==> flow/design.v <==
`timescale 1ns / 1ps
module ADD (
    input [31:0] a,
    input [31:0] b,
    output [32:0] sum
);
    assign sum = a + b;
endmodule
module SUB (
    input [31:0] a,
    input [31:0] b,
    output [32:0] diff
);
    assign diff = a - b;
endmodule
module AND (
    input [31:0] a,
    input [31:0] b,
    output [31:0] res
);
    assign res = a & b;
endmodule
module OR (
    input [31:0] a,
    input [31:0] b,
    output [31:0] res
);
    assign res = a | b;
endmodule
module XOR (
    input [31:0] a,
    input [31:0] b,
    output [31:0] res
);
    assign res = a ^ b;
endmodule
module NOT (
    input [31:0] a,
    output [31:0] res
);
    assign res = ~a;
endmodule
module SLA (
    input [31:0] a,
    input  b,
    output [31:0] res
);
    assign res = a << b;
endmodule
module SRA (
    input [31:0] a,
    input  b,
    output [31:0] res
);
    wire [31:0] y,resu;
    assign y = a;
    assign resu = y >> b;
    assign res = {a[31],resu[30:0]};
endmodule
module SRL (
    input [31:0] a,
    input  b,
    output [31:0] res
);
    assign res = a >> b;
endmodule
module ALU (
    input [31:0] a,
    input [31:0] b,
    input [3:0] opcode,
    input en,
    output reg [31:0] res
);
    wire [31:0] ano,oro,xoo,noo,slao,srao,srlo;
    wire [32:0] ado,suo;
    ADD func1(a,b,ado);
    SUB func2(a,b,suo);
    AND func3(a,b,ano);
    OR func4(a,b,oro);
    XOR func5(a,b,xoo);
    NOT func6(a,noo);
    SLA func7(a,b[0],slao);
    SRA func8(a,b[0],srao);
    SRL func9(a,b[0],srlo);
    always @(*) begin
        case(opcode)
            4'b0000: res = ado[31:0];
            4'b0001: res = suo[31:0];
            4'b0010: res = ano;
            4'b0011: res = oro;
            4'b0100: res = xoo;
            4'b0101: res = noo;
            4'b0110: res = slao;
            4'b0111: res = srao;
            4'b1000: res = srlo;
            4'b1001: res = a + 4;
            4'b1010: res = a - 4;
            4'b1011: res = a;
            default: res = 32'd0;
        endcase
    end
endmodule
module regBank (
    input clk,
    input reset,
    input [4:0] rd1,
    input [4:0] rd2,
    input [4:0] wr,
    input [31:0] data_in,
    input we,
    input re1,
    input re2,
    output [31:0] data_out1,
    output [31:0] data_out2,
    input [1:0] incdec
    );
    reg [31:0] regi [1:15];
    reg [31:0] sp;
    wire [31:0] temp = 32'd0;
    always @(posedge clk) begin
        if(we) begin
            if(wr != 5'd0 && wr < 5'd16) regi[wr] <= data_in;
        end
    end
    always @(posedge clk) begin
        if(reset) sp <= 32'd900;
        else if(incdec == 2'b01) begin
            sp <= sp + 32'd4;
        end
        else if(incdec == 2'b10) begin
            sp <= sp - 32'd4;
        end
        else if(we && wr == 5'd16) sp <= data_in;
    end
    function [31:0] rdreg(input [4:0] r);
        if(r == 5'd0 || r > 5'd16) rdreg = 32'd0;
        else if(r == 5'd16) rdreg = sp;
        else rdreg = regi[r[3:0]];
    endfunction
    assign data_out1 = re1 ? rdreg(rd1) : temp;
    assign data_out2 = re2 ? rdreg(rd2) : temp;
endmodule
module CheckReg (
    input clk,
    input re,
    input we,
    input [31:0] data_in,
    output [31:0] data_out
);
    reg [31:0] data;
    wire [31:0] temp = 32'd0;
    always @(posedge clk) begin
        if(we) data <= data_in;
    end
    assign data_out = re ? data : temp;
endmodule
module CheckRegR (
    input clk,
    input reset,
    input re,
    input we,
    input [31:0] data_in,
    output [31:0] data_out
);
    reg [31:0] data;
    wire [31:0] temp = 32'd0;
    always @(posedge clk) begin
        if(reset) data <= 32'd0;
        else if(we) data <= data_in;
    end
    assign data_out = re ? data : temp;
endmodule
module regdecoder (
    input [31:0] ir,
    output [4:0] rd1,
    output [4:0] rd2,
    output [4:0] wr
);
    assign rd1 = (ir[31:28] == 4'b0101 || ir[31:28] == 4'b0111)?5'b10000:ir[27:23];
    assign rd2 = (ir[31:28] == 4'b0110)?5'd16:(ir[31:28] == 4'b0101)?ir[27:23]:ir[22:18];
    assign wr = (ir[31:28] == 0) ? ir[17:13] : (ir[31:28] == 4'b0101)?ir[27:23]:ir[22:18];
endmodule
`timescale 1ns / 1ps
module signextend1 (
    input [13:0] imm1,
    input en,
    output [31:0] extout
);
    assign extout = imm1[13] ? {18'b111111111111111111,imm1} : {18'd0,imm1};
endmodule
module signextend2 (
    input [27:0] imm2,
    input en,
    output [31:0] extout
);
    assign extout = imm2[27] ? {{2'b11,imm2},{2'b00}} : {{2'd0,imm2},2'b00}; 
endmodule
module signextend3 (
    input [8:0] shamt,
    input en,
    output [31:0] extout
);
    assign extout = shamt[8] ? {23'b11111111111111111111111,shamt} : {23'd0,shamt};
endmodule
module signextend4 (
    input [18:0] shamt1,
    input en,
    output [31:0] extout
);
    assign extout = shamt1[18] ? {11'b11111111111,shamt1,2'd0} : {11'd0,shamt1,2'd0};
endmodule
module pcselect (
    input [31:0] lmdo,npco,
    input select,
    output [31:0] pco
);
    assign pco = (select == 1'b1) ? lmdo : npco;
endmodule
module Mux2_1 (
    input [31:0] in1,
    input [31:0] in2,
    input sel,
    output [31:0] out
);
    assign out = sel ? in2 : in1;
endmodule
module Mux4_1 (
    input [31:0] in1,
    input [31:0] in2,
    input [31:0] in3,
    input [31:0] in4,
    input [1:0] sel,
    output [31:0] out
);
    assign out = (sel == 2'b00) ? in1 : (sel == 2'b01) ? in2 : (sel == 2'b10) ? in3 : in4;
endmodule
`timescale 1ns / 1ps
module incr (
    input [31:0] in,
    output [31:0] out
);
    assign out = in + 4;
endmodule
module conditionb (
    input [31:0] val,
    input [2:0] cond,
    output flag
);
    assign flag = (cond == 3'b000) ? 1'b0 : (cond == 3'b001) ? (val[31] ) ? 1'b1 : 1'b0 : (cond == 3'b010) ? (val[31] == 0) ? 1'b1 : 1'b0 : (cond == 3'b011) ? (val == 0 ) ? 1'b1 : 1'b0 : 1'b1;
endmodule
`timescale 1ns / 1ps
module controlunit (
    input clk,
    input en,
    input reset,
    input [31:0] ir,
    output reg pcre,pcwe,npcre,npcwe,regbwe,regbre1,regbre2,sgen,alumux1sel,alumux2sel,aluoutre,aluoutwe,Are,Awe,Bre,Bwe,dmemwe,lmdre,lmdwe,reginmuxsel,irwe,
    output reg [1:0] immmuxsel,
    output reg [3:0] alusel,
    output reg [2:0] cond,
    output reg [1:0] incdec,
    output reg swap,select,
    output halted
);
    reg [3:0] mainstate;
    reg [3:0] substate;
    reg [31:0] irst;
    assign halted = (mainstate == 4'd12);
    always @(posedge clk) begin
        if(reset) begin
            mainstate <= 4'd0;
            substate <= 4'd0;
            {pcre,pcwe,npcre,npcwe,regbwe,regbre1,regbre2,sgen,alumux1sel,alumux2sel,aluoutre,aluoutwe,Are,Awe,Bre,Bwe,dmemwe,lmdre,lmdwe,reginmuxsel,irwe} <= 21'd0;
            immmuxsel <= 2'd0;
            alusel <= 4'd0;
            cond <= 3'd0;
            incdec <= 2'd0;
            swap <= 1'b0;
            select <= 1'b0;
        end
        else begin
        case (mainstate)
            4'd0: begin
                if(en) begin
                pcre <= 1;
                npcwe <= 1;
                irwe <= 1;
                mainstate <= 4'd1;
                end
            end 
            4'd1: begin
                pcre <= 1;
                npcwe <= 0;
                irwe <= 0;
                mainstate <= 4'd2;
                select <= 1'd0;
            end
            4'd2: begin
                irst <= ir;
                if(ir[31:28] == 4'b1000) mainstate <= 4'd4;
                else mainstate <= ir[31:28] + 3;
                pcre <= 0;
            end
            4'd3: begin
                case (substate)
                    4'd0: begin
                        regbwe <= 0;
                        regbre1 <= 1;
                        regbre2 <= 1;
                        substate <= 4'd1;
                        sgen <= 1'b1;
                        Awe <= 1;
                        Bwe <= 1;
                        immmuxsel <= 2'b10;
                    end 
                    4'd1: begin
                        regbre1 <= 0;
                        regbre2 <= 0;
                        substate <= 4'd2;
                        Awe <= 0;
                        Bwe <= 0;
                        Are <= 1;
                        Bre <= 1;
                        alumux1sel <= 0;
                        alumux2sel <= 0;
                        alusel <= irst[3:0];
                    end
                    4'd2: begin
                        substate <= 4'd3;
                        aluoutwe <= 1;
                    end
                    4'd3: begin
                        substate <= 4'd4;
                        aluoutwe <= 0;
                        aluoutre <= 1;
                        reginmuxsel <= 1;
                        cond <= 3'b000;
                        npcre <= 1;
                        pcwe <= 1;
                        regbwe <= 1;
                    end
                    4'd4: begin
                        substate <= 4'd0;
                        mainstate <= 4'd0;
                        aluoutre <= 0;
                        reginmuxsel <= 0;
                        cond <= 3'b000;
                        npcre <= 0;
                        pcwe <= 0;
                        regbwe <= 0;
                    end
                    default: 
                    substate <= 4'd0;
                endcase
            end
            4'd4: begin
                case (substate)
                    4'd0: begin
                        regbwe <= 0;
                        regbre1 <= 1;
                        regbre2 <= 0;
                        substate <= 4'd1;
                        sgen <= 1'b1;
                        Awe <= 1;
                        Bwe <= 0;
                        immmuxsel <= 2'b00;
                    end
                    4'd1: begin
                        regbre1 <= 0;
                        substate <= 4'd2;
                        Awe <= 0;
                        Are <= 1;
                        alumux1sel <= 0;
                        alumux2sel <= 1;
                        alusel <= irst[3:0];
                    end
                    4'd2: begin
                        substate <= 4'd3;
                        aluoutwe <= 1;
                    end
                    4'd3: begin
                        substate <= 4'd4;
                        aluoutwe <= 0;
                        aluoutre <= 1;
                        reginmuxsel <= 1;
                        cond <= 3'b000;
                        npcre <= 1;
                        pcwe <= 1;
                        regbwe <= 1;
                    end
                    4'd4: begin
                        substate <= 4'd0;
                        mainstate <= 4'd0;
                        aluoutre <= 0;
                        reginmuxsel <= 0;
                        cond <= 3'b000;
                        npcre <= 0;
                        pcwe <= 0;
                        regbwe <= 0;
                    end
                    default:
                    substate <= 4'd0;
                endcase
            end 
            4'd5 : begin
                case (substate)
                    4'd0: begin
                        regbwe <= 0;
                        regbre1 <= 1;
                        regbre2 <= 1;
                        substate <= 4'd1;
                        sgen <= 1'b1;
                        Awe <= 1;
                        Bwe <= 1;
                        immmuxsel <= 2'b00;
                    end
                    4'd1: begin
                        regbre1 <= 0;
                        regbre2 <= 0;
                        substate <= 4'd2;
                        Awe <= 0;
                        Are <= 1;
                        Bwe <= 0;
                        Bre <= 1;
                        alumux1sel <= 0;
                        alumux2sel <= 1;
                        alusel <= 4'd0;
                    end
                    4'd2: begin
                        substate <= 4'd3;
                        aluoutwe <= 1;
                    end
                    4'd3: begin
                        aluoutwe <= 0;
                        aluoutre <= 1;
                        cond <= 3'b000;
                        npcre <= 1;
                        pcwe <= 1;
                        if(irst[0]==0) begin
                            substate <= 4'd4;
                            lmdwe <= 1'b1;
                            lmdre <= 1'b1;
                            reginmuxsel <= 1'b0;
                        end
                        else begin
                            substate <= 4'd5;
                            dmemwe <= 1'b1;
                        end
                    end
                    4'd4: begin
                        lmdwe <= 1'b0;
                        regbwe <= 1'b1;
                        substate <= 4'd6;
                    end
                    4'd5: begin
                        dmemwe <= 1'b0;
                        regbwe <= 1'b0;
                        substate <= 4'd6;
                    end
                    4'd6: begin
                        substate <= 4'd0;
                        mainstate <= 4'd0;
                        aluoutre <= 0;
                        cond <= 3'b000;
                        npcre <= 0;
                        pcwe <= 0;
                        regbwe <= 0;
                    end
                    default:
                    substate <= 4'd0;
                endcase
            end
            4'd6 : begin
                case (substate)
                    4'd0: begin
                        sgen <= 1'b1;
                        regbwe <= 0;
                        immmuxsel <= 2'b01;
                        substate <= 4'd1;
                        npcre <= 1'b1;
                        alumux1sel <= 1'b1;
                        alumux2sel <= 1'b1;
                        alusel <= 4'd0;
                        aluoutwe <= 1'b1;
                    end 
                    4'd1: begin
                        substate <= 4'd2;
                        aluoutwe <= 0;
                        aluoutre <= 1'b1;
                        cond <= 3'b100;
                        pcwe <= 1'b1;
                        regbwe <= 1'b0;
                    end
                    4'd2: begin
                        substate <= 4'd0;
                        aluoutre <= 0;
                        cond <= 3'b000;
                        npcre <= 0;
                        pcwe <= 0;
                        regbwe <= 0;
                        mainstate <= 4'd0;
                    end
                    default: 
                    substate <= 4'd0;
                endcase
            end
            4'd7: begin
                case (substate)
                    4'd0: begin
                        regbwe <= 0;
                        regbre1 <= 1;
                        regbre2 <= 0;
                        substate <= 4'd1;
                        sgen <= 1'b1;
                        Awe <= 1;
                        Bwe <= 0;
                        immmuxsel <= 2'b11;
                    end
                    4'd1: begin
                        regbre1 <= 0;
                        substate <= 4'd2;
                        npcre <= 1'b1;
                        Awe <= 0;
                        Are <= 1;
                        alumux1sel <= 1;
                        alumux2sel <= 1;
                        alusel <= 4'd0;
                        aluoutwe <= 1'b1;
                        cond <= irst[2:0] + 1;
                    end
                    4'd2: begin
                        substate <= 4'd3;
                        aluoutwe <= 0;
                        aluoutre <= 1'b1;
                        pcwe <= 1'b1;
                        regbwe <= 1'b0;
                    end
                    4'd3: begin
                        substate <= 4'd0;
                        aluoutre <= 0;
                        cond <= 3'b000;
                        npcre <= 0;
                        pcwe <= 0;
                        regbwe <= 0;
                        mainstate <= 4'd0;
                    end
                    default: 
                    substate <= 4'd0;
                endcase
            end
            4'd8: begin
                case (substate)
                    4'd0: begin
                        regbwe <= 0;
                        regbre1 <= 0;
                        regbre2 <= 1;
                        Awe <= 0;
                        Bwe <= 1;
                        if(irst[0] == 1'b0) begin
                        incdec <= 2'b10;
                        substate <= 4'd1;
                        end
                        else begin
                        incdec <= 2'b01;
                        substate <= 4'd2;
                        end
                    end
                    4'd1: begin
                        regbre2 <= 0;
                        substate <= 4'd3;
                        Are <= 1;
                        aluoutwe <= 1'b0;
                        regbre1 <= 1'b1;
                        Awe <= 1'b1;
                        alumux1sel <= 1'b0;
                        alusel <= 4'b1001;
                        incdec <= 2'b00;
                        Bwe <= 1'b0;
                    end
                    4'd3: begin
                        regbre2 <= 0;
                        substate <= 4'd4;
                        Are <= 1;
                        aluoutwe <= 1'b1;
                        regbre1 <= 1'b0;
                        Awe <= 1'b0;
                    end
                    4'd4: begin
                        substate <= 4'd5;
                        aluoutre <= 1'b1;
                        Bre <= 1;
                        dmemwe <= 1'b1;
                        npcre <= 1'b1;
                        pcwe <= 1'b1;
                        cond <= 3'b000;
                    end
                    4'd5: begin
                        substate <= 4'd0;
                        mainstate <= 4'd0;
                        aluoutre <= 0;
                        dmemwe <= 1'b0;
                        npcre <= 0;
                        pcwe <= 0;
                        cond <= 3'b000;
                    end
                    4'd2: begin
                        regbre2 <= 0;
                        substate <= 4'd6;
                        Are <= 1;
                        aluoutwe <= 1'b0;
                        regbre1 <= 1'b1;
                        Awe <= 1'b1;
                        alumux1sel <= 1'b0;
                        alusel <= 4'b1011;
                        incdec <= 2'b00;
                    end
                    4'd6: begin
                        regbre2 <= 0;
                        substate <= 4'd7;
                        Are <= 1;
                        aluoutwe <= 1'b1;
                        regbre1 <= 1'b0;
                        Awe <= 1'b0;
                    end
                    4'd7: begin
                        substate <= 4'd8;
                        aluoutre <= 1'b1;
                        Bre <= 0;
                        npcre <= 1'b1;
                        pcwe <= 1'b1;
                        cond <= 3'b000;
                        lmdwe <= 1'b1;
                    end
                    4'd8: begin
                        substate <= 4'd9;
                        aluoutre <= 0;
                        npcre <= 0;
                        pcwe <= 0;
                        cond <= 3'b000;
                        lmdwe <= 1'b0;
                        lmdre <= 1'b1;
                        reginmuxsel <= 1'b0;
                        regbwe <= 1'b1;
                    end
                    4'd9: begin
                        substate <= 4'd0;
                        mainstate <= 4'd0;
                        lmdre <= 1'b0;
                        reginmuxsel <= 1'b0;
                        regbwe <= 1'b0;
                        cond <= 3'b000;
                        npcre <= 0;
                        pcwe <= 0;
                        Bwe <= 0;
                    end
                    default: 
                    substate <= 4'd0;
                endcase
            end
            4'd9: begin
                case (substate)
                    4'd0: begin
                        incdec <= 2'b00;
                        regbwe <= 0;
                        substate <= 4'd1;
                        sgen <= 1'b1;
                        npcre <= 1'b1;
                    end 
                    4'd1: begin
                        substate <= 4'd2;
                        regbre2 <= 1'b1;
                        Awe <= 1;
                        Bwe <= 1;
                        alumux1sel <= 1'b1;
                        alusel <= 4'b1011;
                        Are <= 1'b1;
                        Bre <= 1'b1;
                        incdec <= 2'b00;
                    end
                    4'd2: begin
                        substate <= 4'd3;
                        aluoutwe <= 1'b1;
                        aluoutre <= 1'b1;
                        regbre1 <= 1'b0;
                        Awe <= 1'b0;
                        Bwe <= 1'b0;
                    end
                    4'd3: begin
                        substate <= 4'd4;
                        aluoutwe <= 1'b0;
                        aluoutre <= 1'b1;
                        swap <= 1'b1;
                        dmemwe <= 1'b1;
                    end
                    4'd4: begin
                        substate <= 4'd5;
                        aluoutre <= 1;
                        dmemwe <= 1'b1;
                        swap <= 1'b1;
                        npcre <= 1'b1;
                        pcwe <= 1'b0;
                        cond <= 3'b000;
                    end
                    4'd5: begin
                        swap <= 0;
                        dmemwe <= 0;
                        substate <= 4'd6;
                        npcre <= 1'b1;
                        cond <= 3'b000;
                        sgen <= 1'b1;
                        immmuxsel <= 2'b01;
                        alumux1sel <= 1'b1;
                        alumux2sel <= 1'b1;
                        alusel <= 4'b0000;
                        aluoutwe <= 1'b1;
                        aluoutre <= 1'b1;
                        incdec <= 2'b10;
                    end
                    4'd6: begin
                        substate <= 4'd7;
                        aluoutwe <= 1'b0;
                        aluoutre <= 1'b1;
                        Awe <= 1'b0;
                        Bwe <= 1'b0;
                        cond <= 3'b100;
                        regbwe <= 1'b0;
                        pcwe <= 1'b1;
                        incdec <= 2'b00;
                    end
                    4'd7: begin
                        substate <= 4'd0;
                        aluoutre <= 0;
                        cond <= 3'b000;
                        npcre <= 0;
                        pcwe <= 0;
                        regbwe <= 0;
                        mainstate <= 4'd0;
                    end
                    default:
                    substate <= 4'd0; 
                endcase
            end
            4'd10: begin
                case (substate)
                    4'd0: begin
                        substate <= 4'd1;
                        regbre1 <= 1'b1;
                        Awe <= 1'b1;
                        Are <= 1'b1;
                        alumux1sel <= 1'b0;
                        alusel <= 4'b1001;
                        incdec <= 2'b00;
                    end
                    4'd1: begin
                        substate <= 4'd2;
                        aluoutwe <= 1'b1;
                        aluoutre <= 1'b1;
                        regbre1 <= 1'b0;
                        Awe <= 1'b0;
                        incdec <= 2'b01;
                    end
                    4'd2: begin
                        substate <= 4'd3;
                        aluoutwe <= 1'b0;
                        aluoutre <= 1'b1;
                        regbre2 <= 1'b0;
                        Bwe <= 1'b0;
                        Bre <= 1'b0;
                        incdec <= 2'b00;
                        lmdwe <= 1'b1;
                    end
                    4'd3: begin
                        substate <= 4'd4;
                        aluoutre <= 0;
                        lmdwe <= 1'b0;
                        lmdre <= 1'b1;
                        reginmuxsel <= 1'b0;
                        regbwe <= 1'b0;
                        select <= 1'b1;
                        cond <= 3'b000;
                        npcre <= 1'b1;
                        pcwe <= 1'b1;
                    end
                    4'd4: begin
                        substate <= 4'd0;
                        mainstate <= 4'd0;
                        lmdre <= 1'b0;
                        select <= 1'b0;
                        pcwe <= 0;
                    end
                    default: 
                    substate <= 4'd0;
                endcase
            end
            4'd12: begin
                mainstate <= mainstate;
            end
            4'd13: begin
                case (substate)
                    4'd0: begin
                        cond <= 3'b000;
                        npcre <= 1'b1;
                        pcwe <= 1'b1;
                        substate <= 4'd1;
                    end 
                    4'd1: begin
                        substate <= 0;
                        mainstate <= 0;
                        npcre <= 0;
                        pcwe <= 0;
                    end
                    default: 
                    substate <= 4'd0;
                endcase
            end
        endcase
    end
    end
endmodule
`timescale 1ns / 1ps
module topmodule (
    input clk,
    input en,reset,
    output [31:0] imem_addr,
    input  [31:0] imem_rdata,
    output [31:0] dmem_addr,
    output [31:0] dmem_wdata,
    output dmem_we,
    input  [31:0] dmem_rdata,
    output halted
);
    wire pcre,pcwe,npcre,npcwe,regbwe,regbre1,regbre2,sgen,alumux1sel,alumux2sel,aluoutre,aluoutwe,Are,Awe,Bre,Bwe,dmemwe,lmdre,lmdwe,reginmuxsel,irwe,swap,select;
    wire [1:0] immmuxsel,incdec;
    wire [3:0] alusel;
    wire [2:0] cond;
    wire [31:0] ir;
    controlunit cu(clk,en,reset,ir,pcre,pcwe,npcre,npcwe,regbwe,regbre1,regbre2,sgen,alumux1sel,alumux2sel,aluoutre,aluoutwe,Are,Awe,Bre,Bwe,dmemwe,lmdre,lmdwe,reginmuxsel,irwe,immmuxsel,alusel,cond,incdec,swap,select,halted);
    datapath dp(clk,reset,pcre,pcwe,npcre,npcwe,regbwe,regbre1,regbre2,sgen,alumux1sel,alumux2sel,aluoutre,aluoutwe,Are,Awe,Bre,Bwe,dmemwe,lmdre,lmdwe,reginmuxsel,irwe,immmuxsel,cond,alusel,ir,incdec,swap,select,
                imem_addr,imem_rdata,dmem_addr,dmem_wdata,dmem_we,dmem_rdata);
endmodule
`timescale 1ns / 1ps
module datapath (
    input clk,
    input reset,
    input pcre,pcwe,npcre,npcwe,regbwe,regbre1,regbre2,sgen,alumux1sel,alumux2sel,aluoutre,aluoutwe,Are,Awe,Bre,Bwe,dmemwe,lmdre,lmdwe,reginmuxsel,irwe,
    input [1:0] immmuxsel,
    input[2:0] cond,
    input [3:0] alusel,
    output [31:0] dpout,
    input [1:0] incdec,
    input swap,select,
    output [31:0] imem_addr,
    input  [31:0] imem_rdata,
    output [31:0] dmem_addr,
    output [31:0] dmem_wdata,
    output dmem_we,
    input  [31:0] dmem_rdata
);
    wire [4:0] rd1,rd2,wr;
    wire flag;
    wire [31:0] pcdatout,npcout,pcplus4,irout,inst,regbdata_out1,regbdata_out2,sg1out,sg2out,sg3out,sg4out,siexval,alumux1out,alumux2out,aluresult,aluoutout,Aout,Bout,dmemout,pcdatin,lmdout,regbdata_in,pcin;
    CheckRegR pc(clk,reset,pcre,pcwe,pcdatin,pcdatout);
    incr pcp4(pcdatout,pcplus4);
    CheckReg npc(clk,npcre,npcwe,pcplus4,npcout);
    assign imem_addr = pcdatout;
    assign inst = imem_rdata;
    assign dpout = inst;
    CheckReg ir(clk,1'b1,irwe,inst,irout);
    regdecoder rd(irout,rd1,rd2,wr);
    regBank regb(clk,reset,rd1,rd2,wr,regbdata_in,regbwe,regbre1,regbre2,regbdata_out1,regbdata_out2,incdec);
    CheckReg A(clk,Are,Awe,regbdata_out1,Aout);
    CheckReg B(clk,Bre,Bwe,regbdata_out2,Bout);
    signextend1 sg1(irout[17:4],sgen,sg1out);
    signextend2 sg2(irout[27:0],sgen,sg2out);
    signextend3 sg3(irout[12:4],sgen,sg3out);
    signextend4 sg4(irout[22:4],sgen,sg4out);
    Mux4_1 immmux(sg1out,sg2out,sg3out,sg4out,immmuxsel,siexval);
    Mux2_1 alumux1(Aout,npcout,alumux1sel,alumux1out);
    Mux2_1 alumux2(Bout,siexval,alumux2sel,alumux2out);
    ALU alu(alumux1out,alumux2out,alusel,1'b1,aluresult);
    CheckReg aluout(clk,aluoutre,aluoutwe,aluresult,aluoutout);
    assign dmem_addr = swap ? Bout : aluoutout;
    assign dmem_wdata = swap ? aluoutout : Bout;
    assign dmem_we = dmemwe;
    assign dmemout = dmem_rdata;
    CheckReg LMD(clk,lmdre,lmdwe,dmemout,lmdout);
    conditionb cdb(Aout,cond,flag);
    Mux2_1 pcmux(npcout,aluoutout,flag,pcin);
    pcselect selector(lmdout,pcin,select,pcdatin);
    Mux2_1 reginmux(lmdout,aluoutout,reginmuxsel,regbdata_in);
endmodule
==> reports on topmodule <==
### From RTL to reports: topmodule

Module topmodule before and after one edit of its RTL, step after step.
"before" refers to lines of the RTL above, "after" to lines of the edited file.
"change" is "after" less "before", of the values as shown; "relative change" is that difference over "before", in percent.
Library cell names are shortened.
The mark -- stands for no value.

* design top: topmodule
* clock: clk
* library: sky130hd
* timing corner: tt_025C_1v80

### Edit of the RTL

The edit as a unified diff against the file above.
The edited RTL no longer does the same as the RTL above: the edit was made by script, with no optimisation intended.

```diff
@@ -874,5 +874,8 @@
     signextend2 sg2(irout[27:0],sgen,sg2out);
     signextend3 sg3(irout[12:4],sgen,sg3out);
-    signextend4 sg4(irout[22:4],sgen,sg4out);
+    wire [31:0] sg4out_0, sg4out_1;
+    signextend4 sg4(irout[22:4],sgen,sg4out_0);
+    signextend4 sg4_x (irout[22:4], ~sgen, sg4out_1);
+    assign sg4out = sg4out_0 ^ sg4out_1;
     Mux4_1 immmux(sg1out,sg2out,sg3out,sg4out,immmuxsel,siexval);
     Mux2_1 alumux1(Aout,npcout,alumux1sel,alumux1out);
```

### Word-level counts

Counts by Yosys on the flattened word-level netlist (proc, flatten, opt, wreduce; memories kept). Register bits leave out memories and registers merged into their read ports (data or address). Print and check cells are left out. Cells with the same type and inputs are merged into one.
Memory sizes are those after Yosys's memory passes, which may raise the word count (mostly to a power of two), join words into wider ones and drop unused or constant bits.

Word-level totals
* register bits: before 300, after 300, change 0, relative change 0.00%
* bits in writable memories: before 480, after 480, change 0, relative change 0.00%
* memory cells: before 1, after 1, change 0, relative change 0.00%
* bits of input ports: before 67, after 67, change 0, relative change 0.00%
* output and inout port bits: before 98, after 98, change 0, relative change 0.00%
* word-level cells: before 446, after 447, change +1, relative change +0.22%

Operators by class
* add/sub/neg operators: before 9, after 9, change 0, relative change 0.00%
* order comparisons: before 3, after 3, change 0, relative change 0.00%
* equality and inequality tests: before 131, after 131, change 0, relative change 0.00%
* shifts and indexed selects: before 2, after 2, change 0, relative change 0.00%
* muxes and demuxes: before 159, after 159, change 0, relative change 0.00%
* bitwise operators: before 7, after 8, change +1, relative change +14.29%
* reduce/logical cells: before 98, after 98, change 0, relative change 0.00%

Memories
* shape (words x width / read and write ports): before dp.regb.regi 15 x 32 bit 2R1W, after dp.regb.regi 15 x 32 bit 2R1W

Operators by type and width
* 32-bit XOR: before 1, after 2, change +1, relative change +100.00%

Unchanged operator kinds not shown: 81.

### Longest topological paths

Longest topological path by Yosys (ltp), each cell counted once; first at word level (registers and memories cut), then after technology mapping (sequential cells cut; the memories' decode and read muxes count).

Logic depth
* depth in word-level cells: before 9, after 9, change 0, relative change 0.00%
* ABC_AREA: before 0, after 0
* mapped depth: before 21, after 24, change +3, relative change +14.29%
* depth with buffers taken out: before 19, after 22, change +3, relative change +15.79%

### Netlist

Source: synth_stat.txt of the flow (Yosys; design flattened, memories mapped). It holds for the ABC_AREA given above (unset counts as 0); a run with the other value may have another netlist.

Synthesis totals
* standard cells after synthesis: before 4789, after 4830, change +41, relative change +0.86%
* mapped area (sq um): before 47426.7, after 47346.7, change -80.0, relative change -0.17%
* sequential area (sq um): before 22521.6, after 22521.6, change 0.0, relative change 0.00%
* mapped flip-flops: before 787, after 787, change 0, relative change 0.00%
* buffers: before 424, after 430, change +6, relative change +1.42%

Cells by type
* a21oi_1: before 245, after 296, change +51, relative change +20.82%
* o22ai_1: before 86, after 41, change -45, relative change -52.33%
* nand3_1: before 185, after 229, change +44, relative change +23.78%
* o21ai_0: before 541, after 498, change -43, relative change -7.95%
* mux2i_1: before 311, after 274, change -37, relative change -11.90%
* o211ai_1: before 120, after 149, change +29, relative change +24.17%
* nor2_1: before 304, after 332, change +28, relative change +9.21%
* clkbuf_1: before 331, after 352, change +21, relative change +6.34%
* a21o_1: before 21, after 40, change +19, relative change +90.48%
* a311oi_1: before 6, after 21, change +15, relative change +250.00%
* nand2b_1: before 71, after 57, change -14, relative change -19.72%
* nand2_1: before 369, after 356, change -13, relative change -3.52%
* a31oi_1: before 21, after 32, change +11, relative change +52.38%
* a221oi_1: before 25, after 34, change +9, relative change +36.00%
* o31ai_1: before 21, after 12, change -9, relative change -42.86%
* o221ai_1: before 238, after 246, change +8, relative change +3.36%
* a211oi_1: before 153, after 145, change -8, relative change -5.23%
* inv_1: before 112, after 120, change +8, relative change +7.14%

Unchanged cell types not shown: 20.
The list need not be complete.
By module: a second synthesis without flattening, with its own total; a netlist apart from the flattened one above.

Unflattened totals
* cell total of the unflattened synthesis: before 4639, after 4705, change +66, relative change +1.42%
* area (unflattened synthesis) (sq um): before 55253.0, after 55781.0, change +528.0, relative change +0.96%

Each row is one instance without its submodules.

By module, before
* regBank: instances 1, cells 1563, area 25652.1 sq um, seq. area 15054.4 sq um
* CheckReg: instances 6, cells 67, area 1216.2 sq um, seq. area 960.9 sq um
* ALU: instances 1, cells 613, area 4177.8 sq um, seq. area 0.0 sq um
* controlunit: instances 1, cells 512, area 3704.8 sq um, seq. area 1061.0 sq um
* Mux2_1: instances 4, cells 36, area 544.3 sq um, seq. area 0.0 sq um
* SUB: instances 1, cells 302, area 2024.4 sq um, seq. area 0.0 sq um
* ADD: instances 1, cells 274, area 1901.8 sq um, seq. area 0.0 sq um
* CheckRegR: instances 1, cells 138, area 1375.1 sq um, seq. area 640.6 sq um
* datapath: instances 1, cells 105, area 1328.8 sq um, seq. area 0.0 sq um
* Mux4_1: instances 1, cells 39, area 814.5 sq um, seq. area 0.0 sq um
* incr: instances 1, cells 84, area 590.6 sq um, seq. area 0.0 sq um
* pcselect: instances 1, cells 36, area 544.3 sq um, seq. area 0.0 sq um
* SLA: instances 1, cells 36, area 535.5 sq um, seq. area 0.0 sq um
* SRL: instances 1, cells 36, area 535.5 sq um, seq. area 0.0 sq um

before: Further modules, not shown: 12.

By module, after
* regBank: instances 1, cells 1563, area 25652.1 sq um, seq. area 15054.4 sq um
* CheckReg: instances 6, cells 67, area 1216.2 sq um, seq. area 960.9 sq um
* ALU: instances 1, cells 613, area 4177.8 sq um, seq. area 0.0 sq um
* controlunit: instances 1, cells 512, area 3704.8 sq um, seq. area 1061.0 sq um
* Mux2_1: instances 4, cells 36, area 544.3 sq um, seq. area 0.0 sq um
* SUB: instances 1, cells 302, area 2024.4 sq um, seq. area 0.0 sq um
* ADD: instances 1, cells 274, area 1901.8 sq um, seq. area 0.0 sq um
* datapath: instances 1, cells 138, area 1612.8 sq um, seq. area 0.0 sq um
* CheckRegR: instances 1, cells 138, area 1375.1 sq um, seq. area 640.6 sq um
* Mux4_1: instances 1, cells 39, area 814.5 sq um, seq. area 0.0 sq um
* incr: instances 1, cells 84, area 590.6 sq um, seq. area 0.0 sq um
* pcselect: instances 1, cells 36, area 544.3 sq um, seq. area 0.0 sq um
* SLA: instances 1, cells 36, area 535.5 sq um, seq. area 0.0 sq um
* SRL: instances 1, cells 36, area 535.5 sq um, seq. area 0.0 sq um

after: Further modules, not shown: 12.

### Worst setup path after synthesis

Path of least setup slack by OpenSTA after synthesis, without wires, with an ideal clock, recovery checks aside; 20% of the period is set as input and as output delay. Where synthesis merged equal registers, the netlist keeps one of their names.

Timing path after synthesis
* path kind: before register -> register, after register -> register
* start point: before register cu.alusel[1], after register cu.alusel[1]
* end point: before register dp.aluout.data[28], after register dp.aluout.data[25]
* period (ns): before 5.5, after 5.5, change 0.0, relative change 0.00%
* library setup time (ns): before 0.271, after 0.269, change -0.002
* time at the first pin (ns): before 0.000, after 0.000, change 0.000
* data arrival time (ns): before 4.571, after 5.539, change +0.968, relative change +21.18%
* required time (ns): before 5.229, after 5.231, change +0.002, relative change +0.04%
* setup slack (ns): before 0.658, after -0.308, change -0.966
* path delay (ns): before 4.842, after 5.808, change +0.966, relative change +19.95%
* driving pins on the path: before 16, after 14, change -2, relative change -12.50%
* path buffers: before 3, after 2, change -1, relative change -33.33%
* synthesis period reached (ns): before 4.842, after 5.808, change +0.966, relative change +19.95%

"path delay" = arrival - input delay + setup time.
"driving pins on the path": output pins that drive a net of the path, with the launching flip-flop's if there is one; two outputs of one cell count as two.
"synthesis period reached" = period - worst setup slack (recovery checks aside). The figure is calculated, with input and output delays left at 20% of the set period.
Between the ends stands the longest chain of elaborated cells between them, by number of cells; it is not shown to be the way that was timed. Of several equally long chains one is given.
A line is the first line of the expression or statement that the cell stems from. Yosys adds cells for indexed reads and writes and turns some case tables into memories.
At most two assigning lines are given for a register; there are more.

Between the ends, after synthesis, before:
* cells stage by stage: dfxtp_1 > clkbuf_1 > clkbuf_1 > nand2_1 > nor2_1 > ha_1 > clkbuf_1 > a21o_1 > a221o_1 > a31oi_1 > a211oi_1 > a211o_1 > a41oi_1 > mux2i_1 > a2111oi_0 > o21ai_1
* length of the longest elaborated chain: 2
* elaborated cells on any way between the ends: 13
* source lines of those cells: 1
* classes of those cells: 11 x eq/ne; 1 x mux; 1 x reduce/logical

RTL lines, path after synthesis, before
* start, declared: line 259 `output reg [3:0] alusel,`
* start, assigned: line 326 `alusel <= irst[3:0];`
* start, assigned: line 375 `alusel <= irst[3:0];`
* 4-bit == test: line 86 `case(opcode)`
* 32-bit parallel mux with 12-bit select: line 86
* end, assigned: line 153 `if(we) data <= data_in;`
* end, declared: line 150 `reg [31:0] data;`

Between the ends, after synthesis, after:
* cells stage by stage: dfxtp_1 > clkbuf_1 > nor4bb_1 > ha_1 > clkbuf_1 > a21oi_1 > o211ai_1 > a211oi_1 > nand2_1 > a31oi_1 > o311ai_0 > xor2_1 > a221oi_1 > o21ai_0
* length of the longest elaborated chain: 2
* elaborated cells on any way between the ends: 13
* source lines of those cells: 1
* classes of those cells: 11 x eq/ne; 1 x mux; 1 x reduce/logical

RTL lines, path after synthesis, after
* start, declared: line 259 `output reg [3:0] alusel,`
* start, assigned: line 326 `alusel <= irst[3:0];`
* start, assigned: line 375 `alusel <= irst[3:0];`
* 4-bit == test: line 86 `case(opcode)`
* 32-bit parallel mux with 12-bit select: line 86
* end, assigned: line 153 `if(we) data <= data_in;`
* end, declared: line 150 `reg [31:0] data;`

### Timing after layout

Path of least setup slack in the final report of the runs of pair A (OpenROAD, finished layout, wires in). Where an end is a register, its clock arrival counts in the times.

Timing path after layout
* path kind: before register -> register, after register -> register
* start point: before register cu.immmuxsel, after register cu.alumux2sel
* end point: before register dp.aluout.data[26], after register dp.aluout.data[29]
* period (ns): before 5.43, after 5.43, change 0.00, relative change 0.00%
* library setup time (ns): before 0.13, after 0.25, change +0.12
* time at the first pin (ns): before 0.68, after 0.65, change -0.03, relative change -4.41%
* data arrival time (ns): before 5.68, after 5.54, change -0.14, relative change -2.46%
* required time (ns): before 5.99, after 5.83, change -0.16, relative change -2.67%
* setup slack (ns): before 0.31, after 0.29, change -0.02
* driving pins on the path: before 20, after 18, change -2, relative change -10.00%
* path buffers: before 1, after 1, change 0, relative change 0.00%

Where an end lacks its bit number, it is one bit of the signal, or one of the new flip-flops if synthesis recoded a state register.
Between the ends stands the longest chain of elaborated cells between them, by number of cells; it is not shown to be the way that was timed. Of several equally long chains one is given.
At most two assigning lines are given for a register; there are more.

Between the ends, after layout, before:
* cells stage by stage: dfxtp_1 > buf_4 > inv_2 > a21oi_2 > o22a_2 > inv_1 > nor3_2 > nand3_1 > o41a_1 > xnor2_1 > ha_1 > a21o_1 > a21oi_1 > o21ai_1 > o41ai_2 > a21oi_1 > a41o_1 > and2_1 > or4b_1 > nand3_1
* length of the longest elaborated chain: 7
* elaborated cells on any way between the ends: 15
* classes of those cells: 2 x add/sub; 2 x eq/ne; 2 x shift; 5 x mux; 3 x logic; 1 x reduce/logical

RTL lines, path after layout, before
* start, declared: line 258 `output reg [1:0] immmuxsel,`
* start, assigned: line 274 `immmuxsel <= 2'd0;`
* start, assigned: line 314 `immmuxsel <= 2'b10;`
* 2-bit == test: line 235 `assign out = (sel == 2'b00) ? in1 : (sel == 2'b01) ? in2 : (sel == 2'b10) ? in3 : in4;`
* 32-bit two-way mux (3 in a row): line 235
* 32-bit two-way mux: line 225 `assign out = sel ? in2 : in1;`
* 32-bit subtractor: line 14 `assign diff = a - b;`
* 32-bit parallel mux with 12-bit select: line 86 `case(opcode)`
* end, assigned: line 153 `if(we) data <= data_in;`
* end, declared: line 150 `reg [31:0] data;`

Between the ends, after layout, after:
* cells stage by stage: dfxtp_1 > buf_4 > a21boi_0 > nand2_1 > a21oi_1 > o21ai_0 > nor4b_1 > and3_1 > a31oi_1 > xnor2_1 > ha_1 > o21a_1 > nor2_1 > a32oi_1 > o211ai_1 > a221oi_1 > o221ai_1 > or3_1
* length of the longest elaborated chain: 3
* elaborated cells on any way between the ends: 9
* classes of those cells: 2 x add/sub; 2 x shift; 2 x mux; 3 x logic

RTL lines, path after layout, after
* start, declared: line 257 `output reg pcre,pcwe,npcre,npcwe,regbwe,regbre1,regbre2,sgen,alumux1sel,alumux2sel,aluoutre,aluoutwe,Are,Awe,B ...`
* start, assigned: line 325 `alumux2sel <= 0;`
* start, assigned: line 374 `alumux2sel <= 1;`
* 32-bit two-way mux: line 225 `assign out = sel ? in2 : in1;`
* 32-bit subtractor: line 14 `assign diff = a - b;`
* 32-bit parallel mux with 12-bit select: line 86 `case(opcode)`
* end, assigned: line 153 `if(we) data <= data_in;`
* end, declared: line 150 `reg [31:0] data;`

### Layout results

Both versions went through the flow (Yosys, OpenROAD) with the same settings in each pair. Constraints: input delay and output delay 20% of the set period each, output load 0.01 pF.

Settings, pair A:
* CORE_UTILIZATION: 40
* PLACE_DENSITY: 0.6
* period_ns: 5.43
* CAP_MARGIN: 20
* CORE_MARGIN: 2
* SLEW_MARGIN: 20

Measured results, pair A
* chip area in the Yosys report (sq um): before 47426.7, after 47346.7, change -80.0, relative change -0.17%
* total die area (sq um): before 121337.0, after 121135.0, change -202.0, relative change -0.17%
* standard-cell area after routing (sq um): before 54230.8, after 54074.4, change -156.4, relative change -0.29%
* utilization in the final report (%): before 46.0, after 45.9, change -0.1
* smallest setup slack (ns): before 0.311, after 0.293, change -0.018
* total negative slack on setup checks (ns): before 0.000, after 0.000, change 0.000
* post-route worst hold slack (ns): before 0.475, after 0.470, change -0.005
* total design power (W): before 0.024404, after 0.024034, change -0.000370, relative change -1.52%
* achieved clock period (ns): before 5.119, after 5.137, change +0.018, relative change +0.35%

Settings, pair B:
* CAP_MARGIN: 35
* CELL_PAD_IN_SITES_DETAIL_PLACEMENT: 1
* CORE_ASPECT_RATIO: 1.27
* CORE_MARGIN: 5
* CORE_UTILIZATION: 44
* CTS_CLUSTER_DIAMETER: 104
* GPL_ROUTABILITY_DRIVEN: 0
* GPL_TIMING_DRIVEN: 1
* PLACE_DENSITY_LB_ADDON: 0.08
* SETUP_SLACK_MARGIN: 0.09
* period_ns: 6.97
* SLEW_MARGIN: 20

Measured results, pair B
* chip area in the Yosys report (sq um): before 47426.7, after 47346.7, change -80.0, relative change -0.17%
* total die area (sq um): before 114501.0, after 114313.0, change -188.0, relative change -0.16%
* standard-cell area after routing (sq um): before 53638.9, after 53566.4, change -72.5, relative change -0.14%
* utilization in the final report (%): before 50.2, after 50.2, change 0.0
* smallest setup slack (ns): before 0.865, after 1.191, change +0.326
* total negative slack on setup checks (ns): before 0.000, after 0.000, change 0.000
* post-route worst hold slack (ns): before 0.478, after 0.479, change +0.001
* total design power (W): before 0.018963, after 0.018659, change -0.000304, relative change -1.60%
* achieved clock period (ns): before 6.105, after 5.779, change -0.326, relative change -5.34%

"achieved clock period": clock period set for the run, less the worst setup slack. It is reckoned from that one timing run; input and output delays stay at 20% of the period that was set.
"total design power" rests on the timing tool's default activity at the inputs, not on a simulated workload.
